==> flow/design.v <==
module pe (
    input clk, en,
    input      [7:0] a, b,
    output reg [15:0] out
);
    always @(posedge clk) begin
        if (en) begin
            out <= a*b;
        end else begin  
            out <= 0;
        end
    end
endmodule
module cu_engine (
    input  clk, nrst,
    input  [71:0] filter, 
    input  [23:0] data_in,
    input  [ 8:0] pe_en_ctrl,
    output [15:0] pe_out
);
    reg [23:0] dff [0:1];
    wire [143:0] psum;
    pe pe00 (.clk(clk), .en(pe_en_ctrl[0]), .a(data_in[ 7: 0]), .b(filter[ 7: 0]), .out(psum[15: 0]));
    pe pe10 (.clk(clk), .en(pe_en_ctrl[1]), .a(data_in[15: 8]), .b(filter[15: 8]), .out(psum[31:16]));
    pe pe20 (.clk(clk), .en(pe_en_ctrl[2]), .a(data_in[23:16]), .b(filter[23:16]), .out(psum[47:32]));
    pe pe01 (.clk(clk), .en(pe_en_ctrl[3]), .a(dff[0][ 7: 0]), .b(filter[31:24]), .out(psum[63:48]));
    pe pe11 (.clk(clk), .en(pe_en_ctrl[4]), .a(dff[0][15: 8]), .b(filter[39:32]), .out(psum[79:64]));
    pe pe21 (.clk(clk), .en(pe_en_ctrl[5]), .a(dff[0][23:16]), .b(filter[47:40]), .out(psum[95:80]));
    pe pe02 (.clk(clk), .en(pe_en_ctrl[6]), .a(dff[1][ 7: 0]), .b(filter[55:48]), .out(psum[111: 96]));
    pe pe12 (.clk(clk), .en(pe_en_ctrl[7]), .a(dff[1][15: 8]), .b(filter[63:56]), .out(psum[127:112]));
    pe pe22 (.clk(clk), .en(pe_en_ctrl[8]), .a(dff[1][23:16]), .b(filter[71:64]), .out(psum[143:128]));
    always @(posedge clk) begin
        if (!nrst) begin
            dff[0] <= 0;
            dff[1] <= 0;
        end else begin
            dff[0] <= data_in;
            dff[1] <= dff[0]; 
        end
    end
    assign pe_out = psum[15:0] + psum[31:16] + psum[47:32] + psum[63:48] + psum[79:64] + psum[95:80] + psum[111:96] + psum[127:112] + psum[143:128];
endmodule
--- tool output ---
# From RTL to reports: cu_engine

Module cu_engine before and after one edit of its RTL, step after step.
Lines under "before" count in the file above, lines under "after" in the edited file.
"change": "after" minus "before" as printed here. "rel. change": 100 x difference / "before".
Library cell names are shortened.
Not given: -

Top module: cu_engine
Clock: clk
Standard-cell library: sky130hd
Library corner: tt_025C_1v80

# Diff

The edit as a unified diff against the file above.
The edited RTL no longer does the same as the RTL above: the edit was made by script, with no optimisation intended.

```diff
@@ -31,8 +31,5 @@
     pe pe22 (.clk(clk), .en(pe_en_ctrl[8]), .a(dff[1][23:16]), .b(filter[71:64]), .out(psum[143:128]));
     always @(posedge clk) begin
-        if (!nrst) begin
-            dff[0] <= 0;
-            dff[1] <= 0;
-        end else begin
+        begin
             dff[0] <= data_in;
             dff[1] <= dff[0]; 
```

# Word-level counts

Yosys after proc, flatten, opt, wreduce and memory -nomap, before mapping. Enables and synchronous resets that opt folds into registers are not counted as muxes. Print and check cells are not counted. Equal cells are merged and count once.

Operators by class:

| item           | before | after | change | rel. change (%) |
| $add $sub $neg | 8      | 8     | 0      | 0.00 |
| $mul           | 9      | 9     | 0      | 0.00 |

Operator kinds equal on both sides are left out: 2.

Word-level totals:

| item                  | before | after | change | rel. change (%) |
| bits in registers     | 192    | 192   | 0      | 0.00 |
| input bits            | 107    | 107   | 0      | 0.00 |
| output and inout bits | 16     | 16    | 0      | 0.00 |
| word-level cells      | 28     | 28    | 0      | 0.00 |

# Depth

Longest topological path by Yosys (ltp), each cell counted once; first at word level (registers and memories cut), then after technology mapping (sequential cells cut; the memories' decode and read muxes count).

Logic depth:

| item                      | before | after | change | rel. change (%) |
| depth in word-level cells | 8      | 8     | 0      | 0.00 |
| ABC_AREA                  | 0      | 0     | -      | - |
| depth in mapped cells     | 17     | 17    | 0      | 0.00 |

# After synthesis

Yosys stat after the flow's synthesis: flattened, memories mapped to cells. It holds for the ABC_AREA given above (unset counts as 0); a run with the other value may have another netlist.

Cells by type:

| cell type | before | after | change | rel. change (%) |
| and2_1    | 556    | 519   | -37    | -6.65 |
| nor3_1    | 39     | 29    | -10    | -25.64 |
| inv_1     | 609    | 617   | +8     | +1.31 |
| o21a_1    | 45     | 37    | -8     | -17.78 |
| nor2_1    | 88     | 82    | -6     | -6.82 |
| nand2_1   | 112    | 117   | +5     | +4.46 |
| o21ai_0   | 43     | 48    | +5     | +11.63 |
| a21o_1    | 38     | 33    | -5     | -13.16 |
| and3_1    | 9      | 14    | +5     | +55.56 |
| xnor2_1   | 48     | 52    | +4     | +8.33 |
| clkbuf_1  | 11     | 7     | -4     | -36.36 |
| xor2_1    | 31     | 28    | -3     | -9.68 |
| a31oi_1   | 3      | 6     | +3     | +100.00 |
| a211oi_1  | 22     | 24    | +2     | +9.09 |
| o21ai_1   | 8      | 6     | -2     | -25.00 |
| a211o_1   | 6      | 8     | +2     | +33.33 |
| mux2i_1   | 5      | 7     | +2     | +40.00 |
| a2111oi_0 | 4      | 2     | -2     | -50.00 |

Cell types equal on both sides are left out: 21.
The list need not be complete.

Synthesis totals:

| item                    | before   | after    | change | rel. change (%) |
| cells in the netlist    | 2,853    | 2,813    | -40    | -1.40 |
| chip area (Yosys) (µm²) | 26,810.7 | 26,545.5 | -265.2 | -0.99 |
| flip-flops              | 192      | 192      | 0      | 0.00 |
| buffer cells            | 11       | 7        | -4     | -36.36 |

The figures by module come from a second, unflattened synthesis with its own total; it is not the netlist above.

Unflattened totals:

| item                                          | before   | after    | change | rel. change (%) |
| cell total of the unflattened synthesis       | 2,895    | 2,842    | -53    | -1.83 |
| area total of the unflattened synthesis (µm²) | 27,171.1 | 26,852.0 | -319.1 | -1.17 |

Rows give one instance, submodules left out.

Modules, before:

| module    | times used | cells | area (µm²) |
| pe        | 9          | 274   | 2,516.2 |
| cu_engine | 1          | 429   | 4,525.6 |

Modules, after:

| module    | times used | cells | area (µm²) |
| pe        | 9          | 274   | 2,516.2 |
| cu_engine | 1          | 376   | 4,206.5 |

# Worst setup path after synthesis

OpenSTA on the mapped netlist: ideal clock, no wires. The path of least setup slack (recovery checks aside). Input and output delay are each 20% of the period. Register names are those of the netlist, which keeps one name where synthesis merged equal registers.

Timing after synthesis:

| item                              | before                 | after                  | change | rel. change (%) |
| path type                         | reg2out                | reg2out                | -      | - |
| start point                       | register pe02.out[2]   | register pe02.out[2]   | -      | - |
| end point                         | output port pe_out[14] | output port pe_out[14] | -      | - |
| period (ns)                       | 6.2                    | 6.2                    | 0.0    | 0.00 |
| launch time at the first pin (ns) | 0.000                  | 0.000                  | 0.000  | - |
| arrival (ns)                      | 4.180                  | 4.180                  | 0.000  | 0.00 |
| setup slack (ns)                  | 0.780                  | 0.780                  | 0.000  | - |
| delay of the path (ns)            | 4.180                  | 4.180                  | 0.000  | 0.00 |
| driving pins on the path          | 15                     | 15                     | 0      | 0.00 |
| path buffers                      | 0                      | 0                      | 0      | - |
| synthesis period reached (ns)     | 5.42                   | 5.42                   | 0.00   | 0.00 |

"delay of the path" is the arrival time less input delay plus setup time.
At an output port there is no setup time.
"driving pins on the path" counts driving pins, that of a launching flip-flop among them; a cell with two outputs on the path counts twice.
"synthesis period reached" = period - worst setup slack (recovery checks aside). The figure is calculated, with input and output delays left at 20% of the set period.
The rows between start and end are the longest chain of elaborated cells between them; the timing report does not say that the signal goes this way. Where chains are equally long, one stands for them.
Each line given opens the expression or statement behind the cell; cells for indexed reads and writes are added by Yosys, which also makes memories of some case tables.

Between the ends, after synthesis, before:
Cell sequence: dfxtp_1 -> fa_1 -> fa_1 -> fa_1 -> inv_1 -> fa_1 -> inv_1 -> ha_1 -> fa_1 -> a211oi_1 -> o211ai_1 -> a41oi_1 -> o21bai_1 -> a21oi_1 -> xnor2_1
Length of the longest elaborated chain: 3

RTL lines, path after synthesis, before:

| item                      | line | text |
| start: declaration        | 4    | `output reg [15:0] out` |
| start: assignment         | 8    | `out <= a*b;` |
| start: assignment         | 10   | `out <= 0;` |
| 16-bit adder (3 in a row) | 41   | `assign pe_out = psum[15:0] + psum[31:16] + psum[47:32] + psum[63:48] + psum[79:64] + psum[95:80] + psum[111:96 ...` |
| end: declaration          | 19   | `output [15:0] pe_out` |

Between the ends, after synthesis, after:
Cell sequence: dfxtp_1 -> fa_1 -> fa_1 -> fa_1 -> inv_1 -> fa_1 -> inv_1 -> ha_1 -> fa_1 -> a211oi_1 -> o211ai_1 -> a41oi_1 -> o21bai_1 -> a21oi_1 -> xnor2_1
Length of the longest elaborated chain: 3

RTL lines, path after synthesis, after:

| item                      | line | text |
| start: declaration        | 4    | `output reg [15:0] out` |
| start: assignment         | 8    | `out <= a*b;` |
| start: assignment         | 10   | `out <= 0;` |
| 16-bit adder (3 in a row) | 38   | `assign pe_out = psum[15:0] + psum[31:16] + psum[47:32] + psum[63:48] + psum[79:64] + psum[95:80] + psum[111:96 ...` |
| end: declaration          | 19   | `output [15:0] pe_out` |

# Timing after layout

From the final timing report of the runs of pair 1: the path of least setup slack in the routed layout; clock arrival at registers is part of the times.

Timing post-layout:

| item                              | before                 | after                  | change | rel. change (%) |
| path type                         | reg2out                | reg2out                | -      | - |
| start point                       | register pe00.out[2]   | register pe00.out[2]   | -      | - |
| end point                         | output port pe_out[14] | output port pe_out[14] | -      | - |
| period (ns)                       | 6.07                   | 6.07                   | 0.00   | 0.00 |
| launch time at the first pin (ns) | 0.46                   | 0.46                   | 0.00   | 0.00 |
| arrival (ns)                      | 4.72                   | 4.75                   | +0.03  | +0.64 |
| setup slack (ns)                  | 0.14                   | 0.11                   | -0.03  | - |
| driving pins on the path          | 18                     | 18                     | 0      | 0.00 |
| path buffers                      | 1                      | 1                      | 0      | 0.00 |

The rows between start and end are the longest chain of elaborated cells between them; the timing report does not say that the signal goes this way. Where chains are equally long, one stands for them.

Between the ends, post-layout, before:
Cell sequence: dfxtp_2 -> inv_2 -> fa_1 -> inv_1 -> fa_1 -> fa_1 -> inv_1 -> fa_1 -> inv_2 -> ha_4 -> fa_2 -> a211oi_2 -> o211ai_1 -> a41oi_2 -> o21bai_1 -> a21oi_2 -> xnor2_2 -> buf_2
Length of the longest elaborated chain: 8

RTL lines, path post-layout, before:

| item                      | line | text |
| start: declaration        | 4    | `output reg [15:0] out` |
| start: assignment         | 8    | `out <= a*b;` |
| start: assignment         | 10   | `out <= 0;` |
| 16-bit adder (8 in a row) | 41   | `assign pe_out = psum[15:0] + psum[31:16] + psum[47:32] + psum[63:48] + psum[79:64] + psum[95:80] + psum[111:96 ...` |
| end: declaration          | 19   | `output [15:0] pe_out` |

Between the ends, post-layout, after:
Cell sequence: dfxtp_2 -> inv_2 -> fa_1 -> inv_2 -> fa_1 -> fa_1 -> inv_1 -> fa_1 -> inv_2 -> ha_4 -> fa_2 -> a211oi_2 -> o211ai_1 -> a41oi_2 -> o21bai_1 -> a21oi_2 -> xnor2_2 -> buf_2
Length of the longest elaborated chain: 8

RTL lines, path post-layout, after:

| item                      | line | text |
| start: declaration        | 4    | `output reg [15:0] out` |
| start: assignment         | 8    | `out <= a*b;` |
| start: assignment         | 10   | `out <= 0;` |
| 16-bit adder (8 in a row) | 38   | `assign pe_out = psum[15:0] + psum[31:16] + psum[47:32] + psum[63:48] + psum[79:64] + psum[95:80] + psum[111:96 ...` |
| end: declaration          | 19   | `output [15:0] pe_out` |

# Flow runs

Runs of the flow (Yosys, OpenROAD) on both versions; the two runs of a pair have the same settings. The constraints put input and output delay at 20% of the set period each and load the outputs with 0.01 pF.

Flow settings, pair 1:
CORE_UTILIZATION: 40
period_ns: 6.07
CAP_MARGIN: 20
CORE_MARGIN: 2
SLEW_MARGIN: 20

Final reports, pair 1:

| item                                      | before   | after    | change | rel. change (%) |
| cell area after synthesis (µm²)           | 26,810.7 | 26,545.5 | -265.2 | -0.99 |
| die outline area (µm²)                    | 69,113.8 | 68,439.8 | -674.0 | -0.98 |
| final design utilization                  | 0.454    | 0.451    | -0.003 | - |
| worst setup slack after layout (ns)       | 0.141    | 0.109    | -0.032 | - |
| worst hold slack in the final report (ns) | 0.600    | 0.501    | -0.099 | - |
| clock period achieved (ns)                | 5.929    | 5.961    | +0.032 | +0.54 |

Flow settings, pair 2:
ABC_AREA: 0
CAP_MARGIN: 0
CORE_UTILIZATION: 63
CTS_CLUSTER_DIAMETER: 27
GPL_TIMING_DRIVEN: 1
HOLD_SLACK_MARGIN: -0.03
PLACE_DENSITY_LB_ADDON: 0.08
SETUP_SLACK_MARGIN: 0.02
TNS_END_PERCENT: 15
period_ns: 3.52
CORE_MARGIN: 2
SLEW_MARGIN: 20

Final reports, pair 2:

| item                                      | before   | after    | change | rel. change (%) |
| cell area after synthesis (µm²)           | 26,810.7 | 26,545.5 | -265.2 | -0.99 |
| die outline area (µm²)                    | 44,221.9 | 43,793.9 | -428.0 | -0.97 |
| final design utilization                  | 0.811    | 0.812    | +0.001 | - |
| worst setup slack after layout (ns)       | -1.898   | -2.024   | -0.126 | - |
| worst hold slack in the final report (ns) | 0.585    | 0.480    | -0.105 | - |
| clock period achieved (ns)                | 5.418    | 5.544    | +0.126 | +2.33 |

"clock period achieved" is the run's clock period less its worst setup slack. It is reckoned from that one timing run; input and output delays stay at 20% of the period that was set.
--- end ---
